==> flow/design.v <==
`timescale 1ns / 1ns
module alu_top(clk, a, b, s, result, zero);
input clk;
input [15:0] a, b;
input [3:0] s;
output reg [15:0] result;
output reg zero;
reg [15:0] a_q, b_q;
reg [3:0] s_q;
wire [15:0] alu_result;
wire alu_zero;
always @(posedge clk) begin
    a_q <= a;
    b_q <= b;
    s_q <= s;
    result <= alu_result;
    zero <= alu_zero;
end
alu u_alu(.a(a_q), .b(b_q), .s(s_q), .result(alu_result), .zero_detection(alu_zero));
endmodule

`timescale 1ns / 1ns
module three_to_one_mux(d0,d1,d2,s,y);
input [15:0] d0, d1, d2;
input [1:0] s;
output [15:0] y;
reg [15:0] y;
always@(d0 or d1 or d2 or s)
begin
case(s)
      2'b00  : y = d0;
      2'b01  : y = d1;
      2'b10  : y = d2;
      default : y = d0; 
endcase
end
endmodule
module rotate_right(n, value, result);
	input [15:0] n, value;
	output reg [15:0] result;
	reg [15:0] temp, temp2;
	always@(*)
	begin
		temp = 16'd0;
		temp2 = 16'd0;
		case(n[3:0])
			0:
				begin
				result = value;
				end
			1:
				begin
				temp = { {15 - 1 + 1{1'b0}}, value[1 - 1: 0] };
				temp2 = value >> 1;
				result = {temp[1 - 1: 0] , temp2[15 - 1: 0]};
				end
			2:
				begin
				temp = { {15 - 2 + 1{1'b0}}, value[2 - 1: 0] };
				temp2 = value >> 2;
				result = {temp[2 - 1: 0] , temp2[15 - 2: 0]};
				end
			3:
				begin
				temp = { {15 - 3 + 1{1'b0}}, value[3 - 1: 0] };
				temp2 = value >> 3;
				result = {temp[3 - 1: 0] , temp2[15 - 3: 0]};
				end
			4:
				begin
				temp = { {15 - 4 + 1{1'b0}}, value[4 - 1: 0] };
				temp2 = value >> 4;
				result = {temp[4 - 1: 0] , temp2[15 - 4: 0]};
				end
			5:
				begin
				temp = { {15 - 5 + 1{1'b0}}, value[5 - 1: 0] };
				temp2 = value >> 5;
				result = {temp[5 - 1: 0] , temp2[15 - 5: 0]};
				end
			6:
				begin
				temp = { {15 - 6 + 1{1'b0}}, value[6 - 1: 0] };
				temp2 = value >> 6;
				result = {temp[6 - 1: 0] , temp2[15 - 6: 0]};
				end
			7:
				begin
				temp = { {15 - 7 + 1{1'b0}}, value[7 - 1: 0] };
				temp2 = value >> 7;
				result = {temp[7 - 1: 0] , temp2[15 - 7: 0]};
				end
			8:
				begin
				temp = { {15 - 8 + 1{1'b0}}, value[8 - 1: 0] };
				temp2 = value >> 8;
				result = {temp[8 - 1: 0] , temp2[15 - 8: 0]};
				end
			9:
				begin
				temp = { {15 - 9 + 1{1'b0}}, value[9 - 1: 0] };
				temp2 = value >> 9;
				result = {temp[9 - 1: 0] , temp2[15 - 9: 0]};
				end
			10:
				begin
				temp = { {15 - 10 + 1{1'b0}}, value[10 - 1: 0] };
				temp2 = value >> 10;
				result = {temp[10 - 1: 0] , temp2[15 - 10: 0]};
				end
			11:
				begin
				temp = { {15 - 11 + 1{1'b0}}, value[11 - 1: 0] };
				temp2 = value >> 11;
				result = {temp[11 - 1: 0] , temp2[15 - 11: 0]};
				end
			12:
				begin
				temp = { {15 - 12 + 1{1'b0}}, value[12 - 1: 0] };
				temp2 = value >> 12;
				result = {temp[12 - 1: 0] , temp2[15 - 12: 0]};
				end
			13:
				begin
				temp = { {15 - 13 + 1{1'b0}}, value[13 - 1: 0] };
				temp2 = value >> 13;
				result = {temp[13 - 1: 0] , temp2[15 - 13: 0]};
				end
			14:
				begin
				temp = { {15 - 14 + 1{1'b0}}, value[14 - 1: 0] };
				temp2 = value >> 14;
				result = {temp[14 - 1: 0] , temp2[15 - 14: 0]};
				end
			15:
				begin
				temp = { {15 - 15 + 1{1'b0}}, value[15 - 1: 0] };
				temp2 = value >> 15;
				result = {temp[15 - 1: 0] , temp2[15 - 15: 0]};
				end
		endcase
	end
endmodule
module rotate_left(n, value, result);
	input [15:0] n, value;
	output reg [15:0] result;
	reg [15:0] temp, temp2;
	always@(*)
	begin
		temp = 16'd0;
		temp2 = 16'd0;
		case(n[3:0])
			0:
				begin
				result = value;
				end
			1:
				begin
				temp = { {15 - 1 + 1{1'b0}}, value[15:15 - 1 + 1] };
				temp2 = value << 1;
				result = {temp2[15:1] , temp[1 - 1:0]};
				end
			2:
				begin
				temp = { {15 - 2 + 1{1'b0}}, value[15:15 - 2 + 1] };
				temp2 = value << 2;
				result = {temp2[15:2] , temp[2 - 1:0]};
				end
			3:
				begin
				temp = { {15 - 3 + 1{1'b0}}, value[15:15 - 3 + 1] };
				temp2 = value << 3;
				result = {temp2[15:3] , temp[3 - 1:0]};
				end
			4:
				begin
				temp = { {15 - 4 + 1{1'b0}}, value[15:15 - 4 + 1] };
				temp2 = value << 4;
				result = {temp2[15:4] , temp[4 - 1:0]};
				end
			5:
				begin
				temp = { {15 - 5 + 1{1'b0}}, value[15:15 - 5 + 1] };
				temp2 = value << 5;
				result = {temp2[15:5] , temp[5 - 1:0]};
				end
			6:
				begin
				temp = { {15 - 6 + 1{1'b0}}, value[15:15 - 6 + 1] };
				temp2 = value << 6;
				result = {temp2[15:6] , temp[6 - 1:0]};
				end
			7:
				begin
				temp = { {15 - 7 + 1{1'b0}}, value[15:15 - 7 + 1] };
				temp2 = value << 7;
				result = {temp2[15:7] , temp[7 - 1:0]};
				end
			8:
				begin
				temp = { {15 - 8 + 1{1'b0}}, value[15:15 - 8 + 1] };
				temp2 = value << 8;
				result = {temp2[15:8] , temp[8 - 1:0]};
				end
			9:
				begin
				temp = { {15 - 9 + 1{1'b0}}, value[15:15 - 9 + 1] };
				temp2 = value << 9;
				result = {temp2[15:9] , temp[9 - 1:0]};
				end
			10:
				begin
				temp = { {15 - 10 + 1{1'b0}}, value[15:15 - 10 + 1] };
				temp2 = value << 10;
				result = {temp2[15:10] , temp[10 - 1:0]};
				end
			11:
				begin
				temp = { {15 - 11 + 1{1'b0}}, value[15:15 - 11 + 1] };
				temp2 = value << 11;
				result = {temp2[15:11] , temp[11 - 1:0]};
				end
			12:
				begin
				temp = { {15 - 12 + 1{1'b0}}, value[15:15 - 12 + 1] };
				temp2 = value << 12;
				result = {temp2[15:12] , temp[12 - 1:0]};
				end
			13:
				begin
				temp = { {15 - 13 + 1{1'b0}}, value[15:15 - 13 + 1] };
				temp2 = value << 13;
				result = {temp2[15:13] , temp[13 - 1:0]};
				end
			14:
				begin
				temp = { {15 - 14 + 1{1'b0}}, value[15:15 - 14 + 1] };
				temp2 = value << 14;
				result = {temp2[15:14] , temp[14 - 1:0]};
				end
			15:
				begin
				temp = { {15 - 15 + 1{1'b0}}, value[15:15 - 15 + 1] };
				temp2 = value << 15;
				result = {temp2[15:15] , temp[15 - 1:0]};
				end
		endcase
	end
endmodule
`timescale 1ns / 1ns
module alu(a,b,s,result,zero_detection);
input [15:0] a, b;
input [3:0] s;
output [15:0] result;
output reg zero_detection;
wire [15:0] rol_result, ror_result;
reg [15:0] other_result;
reg [1:0] mux_select;
wire [15:0] temp_result;
rotate_left rl1(.n(a), .value(b), .result(rol_result));
rotate_right rr1(.n(a), .value(b), .result(ror_result));
three_to_one_mux mux_1(.d0(rol_result),.d1(ror_result),.d2(other_result),.s(mux_select),.y(temp_result));
always@(*)
begin
 other_result = 16'd0;
 mux_select = 2'h2;
 case(s)
      4'b1111: begin other_result = a + b; mux_select = 3'h2;end   
      4'b1110: begin other_result = a - b; mux_select = 3'h2;end  
      4'b1101: begin other_result = a & b; mux_select = 3'h2;end 
      4'b1100: begin other_result = a | b; mux_select = 3'h2;end 
      4'b0001: begin other_result = a * b; mux_select = 3'h2;end
      4'b1100: begin other_result = a / b; mux_select = 3'h2;end
      4'b1010: begin other_result = a<<b; mux_select = 3'h2;end
      4'b1011: begin other_result = a>>b; mux_select = 3'h2;end
      4'b1000:    begin 
                  if (a < b) 
                        begin 
                              other_result = 16'd1; 
                              mux_select = 3'h2; 
                        end
                  else
                        begin
                              other_result = 0;
                              mux_select = 3'h2; 
                        end
                  end 
      4'b1001:    begin 
                  if(a > b) 
                        begin
                              other_result = 16'd1; 
                              mux_select = 3'h2;
                        end
                  else
                        begin
                              other_result = 0;
                              mux_select = 3'h2; 
                        end
                  end
      4'b1001: begin mux_select = 3'h0;end
      4'b1010: begin mux_select = 3'h1; end
      default: ;
endcase      
end 
always@(*)
begin
if(result == 0)
      zero_detection = 1;
else
      zero_detection = 0;
end 
assign result = temp_result;
endmodule
* Step by step through the tools: alu_top *
What the tools print for alu_top, step after step.
Lines are those of the file above, counted from 1.
Operators carry their Yosys type and port widths (W data, S select, Z words).
Library cell names are shortened.
Not given: --

design
  top module = alu_top
  clock input = clk
  standard-cell library = sky130hd
  library corner = tt_025C_1v80

* Word-level counts *
Counts by Yosys on the flattened word-level netlist (proc, flatten, opt, wreduce; memories kept). Register bits leave out memories and registers merged into their read ports (data or address); mux counts leave out enables and synchronous resets folded into registers. Print and check cells are left out. Cells with the same type and inputs are merged into one.

bit counts
  input port bits = 37
  output and inout bits = 17
  flip-flop bits (word level) = 53
  elaborated cells = 28

operators by class
  reductions and logical operators = 1
  equality and inequality tests = 9
  order comparisons = 2
  $add $sub $neg = 2
  multiplexer cells = 4
  multiply operators = 1
  shifts and indexed selects = 2
  bitwise gates (word level) = 2

operator list
  cell                  count
  $mul A16 B16 Y16      1
  $pmux W16 S9          1
  $eq A4 B4 Y1 const B  8
  $add A16 B16 Y16      1
  $sub A16 B16 Y16      1
  $gt A16 B16 Y1        1
  $lt A16 B16 Y1        1
  $and A16 B16 Y16      1
  $or A16 B16 Y16       1
  $shl A16 B16 Y16      1
  $shr A16 B16 Y16      1
  $logic_not A16 Y1     1
  $eq A4 B1 Y1 const B  1
  $mux W1               3

* Depth *
Longest topological path by Yosys (ltp), each cell counted once; first at word level (registers and memories cut), then after technology mapping (sequential cells cut; the memories' decode and read muxes count).

logic depth
  depth in word-level cells = 5
  ABC_AREA = 0
  mapped depth = 26
  gate-level depth less buffers = 23

* After synthesis *
The flow's flattened synthesis, as Yosys stat reports it; memories are mapped. The netlist is that of the ABC_AREA named above (0 if unset); the other value can give another one.

cell types
  type      count  area in all (µm²)
  fa_1      81     1.62E+03
  ha_1      99     1.24E+03
  dfxtp_1   53     1.06E+03
  inv_1     155    581.808
  nor2_1    119    446.678
  nand2_1   111    416.65
  xnor2_1   34     297.786
  a21oi_1   59     295.283
  mux4_2    13     292.781
  o21ai_0   37     185.178
  clkbuf_1  47     176.419
  mux2i_1   16     160.154
  xor2_1    15     131.376
  nor3_1    19     95.091
  or4_1     12     90.086
  o221ai_1  9      78.826
  nand3_1   15     75.072
  a221oi_1  8      70.067

Not listed: further types 59, cells in them 190.

synthesis totals
  sequential area = 1,061.0 µm²
  cell area after synthesis = 8,812.2 µm²
  buffers = 63
  cells in the netlist = 1,092
  flip-flop cells = 53

By module: a second synthesis without flattening, with its own total; a netlist apart from the flattened one above.

unflattened totals
  cells (unflattened synthesis) = 1,892
  area total of the unflattened synthesis = 13,619.3 µm²

Rows give one instance, submodules left out.

by module
  module            area (µm²)  cells  seq. area (µm²)  instances
  alu               7,354.6     1,003  0.0              1
  rotate_left       2,481.1     393    0.0              1
  rotate_right      2,303.5     384    0.0              1
  alu_top           1,061.0     53     1,061.0          1
  three_to_one_mux  419.2       59     0.0              1

* Path before layout *
Source: OpenSTA report_checks on the synthesized netlist (no wires, ideal clock, input and output delay 20% of the period each), path of least setup slack; recovery checks are left aside. Register names are those of the netlist, which keeps one name where synthesis merged equal registers.

path after synthesis
  path type = flip-flop to flip-flop
  start = reg b_q[1]
  end = reg zero
  delay of the path = 6,906 ps
  buffers on the path = 4
  setup time = 65 ps
  clock period = 8,000 ps
  data arrival time = 6,841 ps
  launch time at the first pin = 0 ps
  path slack = 1,095 ps
  data required time = 7,935 ps
  driving pins on the path = 26
  period reached after synthesis = 6,905 ps

"delay of the path" is the arrival time less input delay plus setup time.
"driving pins on the path" counts driving pins, that of a launching flip-flop among them; a cell with two outputs on the path counts twice.
"period reached after synthesis" = period - worst setup slack (recovery checks aside). The figure is calculated, with input and output delays left at 20% of the set period.
The rows between start and end are the longest chain of elaborated cells between them; the timing report does not say that the signal goes this way. Where chains are equally long, one stands for them.
Each line given opens the expression or statement behind the cell; cells for indexed reads and writes are added by Yosys, which also makes memories of some case tables.

on the way, after synthesis
  cells stage by stage = dfxtp_1 -> buf_2 -> buf_1 -> buf_1 -> clkbuf_1 -> nand2_1 -> fa_1 -> fa_1 -> inv_1 -> ha_1 -> fa_1 -> ha_1 -> inv_1 -> fa_1 -> inv_1 -> ha_1 -> and2_1 -> o21ai_0 -> nand2_1 -> o41ai_1 -> xor2_1 -> o211ai_1 -> or4_1 -> or4_1 -> or4_1 -> nor2_1
  length of the longest elaborated chain = 5
  elaborated cells on any way between the ends = 14
  source lines of those cells = 11
  those cells by class = add/sub (2); mul (1); compare (2); shift (2); mux (4); logic (2); reduce/logical (1)

ends and longest elaborated chain, after synthesis
  what                line  source
  start: declaration  8     reg [15:0] a_q, b_q;
  start: assignment   14    b_q <= b;
  $gt A16 B16 Y1      289   if(a > b)
  $mux W1             289
  $pmux W16 S9        267   case(s)
  $logic_not A16 Y1   307   if(result == 0)
  $mux W1             307
  end: assignment     17    zero <= alu_zero;
  end: declaration    7     output reg zero;

* Timing after layout *
From the final timing report of run A: the path of least setup slack in the routed layout; clock arrival at registers is part of the times.
The path's times are printed in steps of 10 ps; the period is the one set.

path after layout
  path type = flip-flop to flip-flop
  start = reg a_q[3]
  end = reg zero
  driving pins on the path = 23
  buffers on the path = 2
  clock period = 8,000 ps
  path slack = 1,770 ps
  data required time = 8,260 ps
  launch time at the first pin = 340 ps
  data arrival time = 6,490 ps
  setup time = 60 ps

The rows between start and end are the longest chain of elaborated cells between them; the timing report does not say that the signal goes this way. Where chains are equally long, one stands for them.

on the way, after layout
  cells stage by stage = dfxtp_4 -> clkinvlp_4 -> buf_4 -> buf_4 -> nor2_1 -> fa_1 -> inv_1 -> fa_2 -> inv_1 -> ha_1 -> fa_1 -> fa_1 -> inv_1 -> fa_1 -> inv_1 -> ha_4 -> o41ai_4 -> xor2_2 -> o211ai_1 -> or4_1 -> or4_1 -> or4_1 -> nor2_1
  length of the longest elaborated chain = 5
  elaborated cells on any way between the ends = 14
  source lines of those cells = 11
  those cells by class = add/sub (2); mul (1); compare (2); shift (2); mux (4); logic (2); reduce/logical (1)

ends and longest elaborated chain, after layout
  what                line  source
  start: declaration  8     reg [15:0] a_q, b_q;
  start: assignment   13    a_q <= a;
  $gt A16 B16 Y1      289   if(a > b)
  $mux W1             289
  $pmux W16 S9        267   case(s)
  $logic_not A16 Y1   307   if(result == 0)
  $mux W1             307
  end: assignment     17    zero <= alu_zero;
  end: declaration    7     output reg zero;

Lab notebook: alu_top

Measured data: module alu_top, platform sky130hd, 3 stored runs of the flow under differing settings, order arbitrary. Input and output delays are each 20% of the period that was set; the output load is 0.01 pF.
"worst path time" is the time allowed to the run's worst setup path (the clock period less input and output delay, where it has them) less its slack. Clock arrival times count: a late capture clock shortens it, a late launch clock lengthens it.
"power" rests on the timing tool's default activity at the inputs, not on a simulated workload.
"worst path time" is given in steps of 10 ps.
Among the settings, -- means not set for that run.

item                                    run A                   run B                   run C
CAP_MARGIN                              35                      20                      20
CELL_PAD_IN_SITES_GLOBAL_PLACEMENT      3                       --                      --
CORE_ASPECT_RATIO                       1.76                    --                      1.35
CTS_CLUSTER_DIAMETER                    32                      --                      300
CTS_CLUSTER_SIZE                        84                      --                      --
PLACE_DENSITY_LB_ADDON                  0.06                    --                      0.16
SETUP_SLACK_MARGIN                      2.32                    --                      --
period_ns                               8.0                     5.15                    5.9
CORE_MARGIN                             2                       2                       2
CORE_UTILIZATION                        40                      40                      33
SLEW_MARGIN                             20                      20                      15
MAX_ROUTING_LAYER                       --                      --                      met5
MIN_ROUTING_LAYER                       --                      --                      met1
TNS_END_PERCENT                         --                      --                      95
post-synthesis cell area (µm²)          8,812.2                 8,812.2                 8,812.2
power (W)                               0.002898                0.005215                0.004106
standard-cell area after routing (µm²)  10,448.8                11,388.4                10,809.1
die area (µm²)                          23,281.5                23,233.4                28,042.3
worst path time (ps)                    6,230                   6,040                   6,020
worst path kind                         flip-flop to flip-flop  flip-flop to flip-flop  flip-flop to flip-flop
setup slack of the worst path (ps)      1,772                   -886                    -121
smallest hold slack (ps)                856                     881                     796
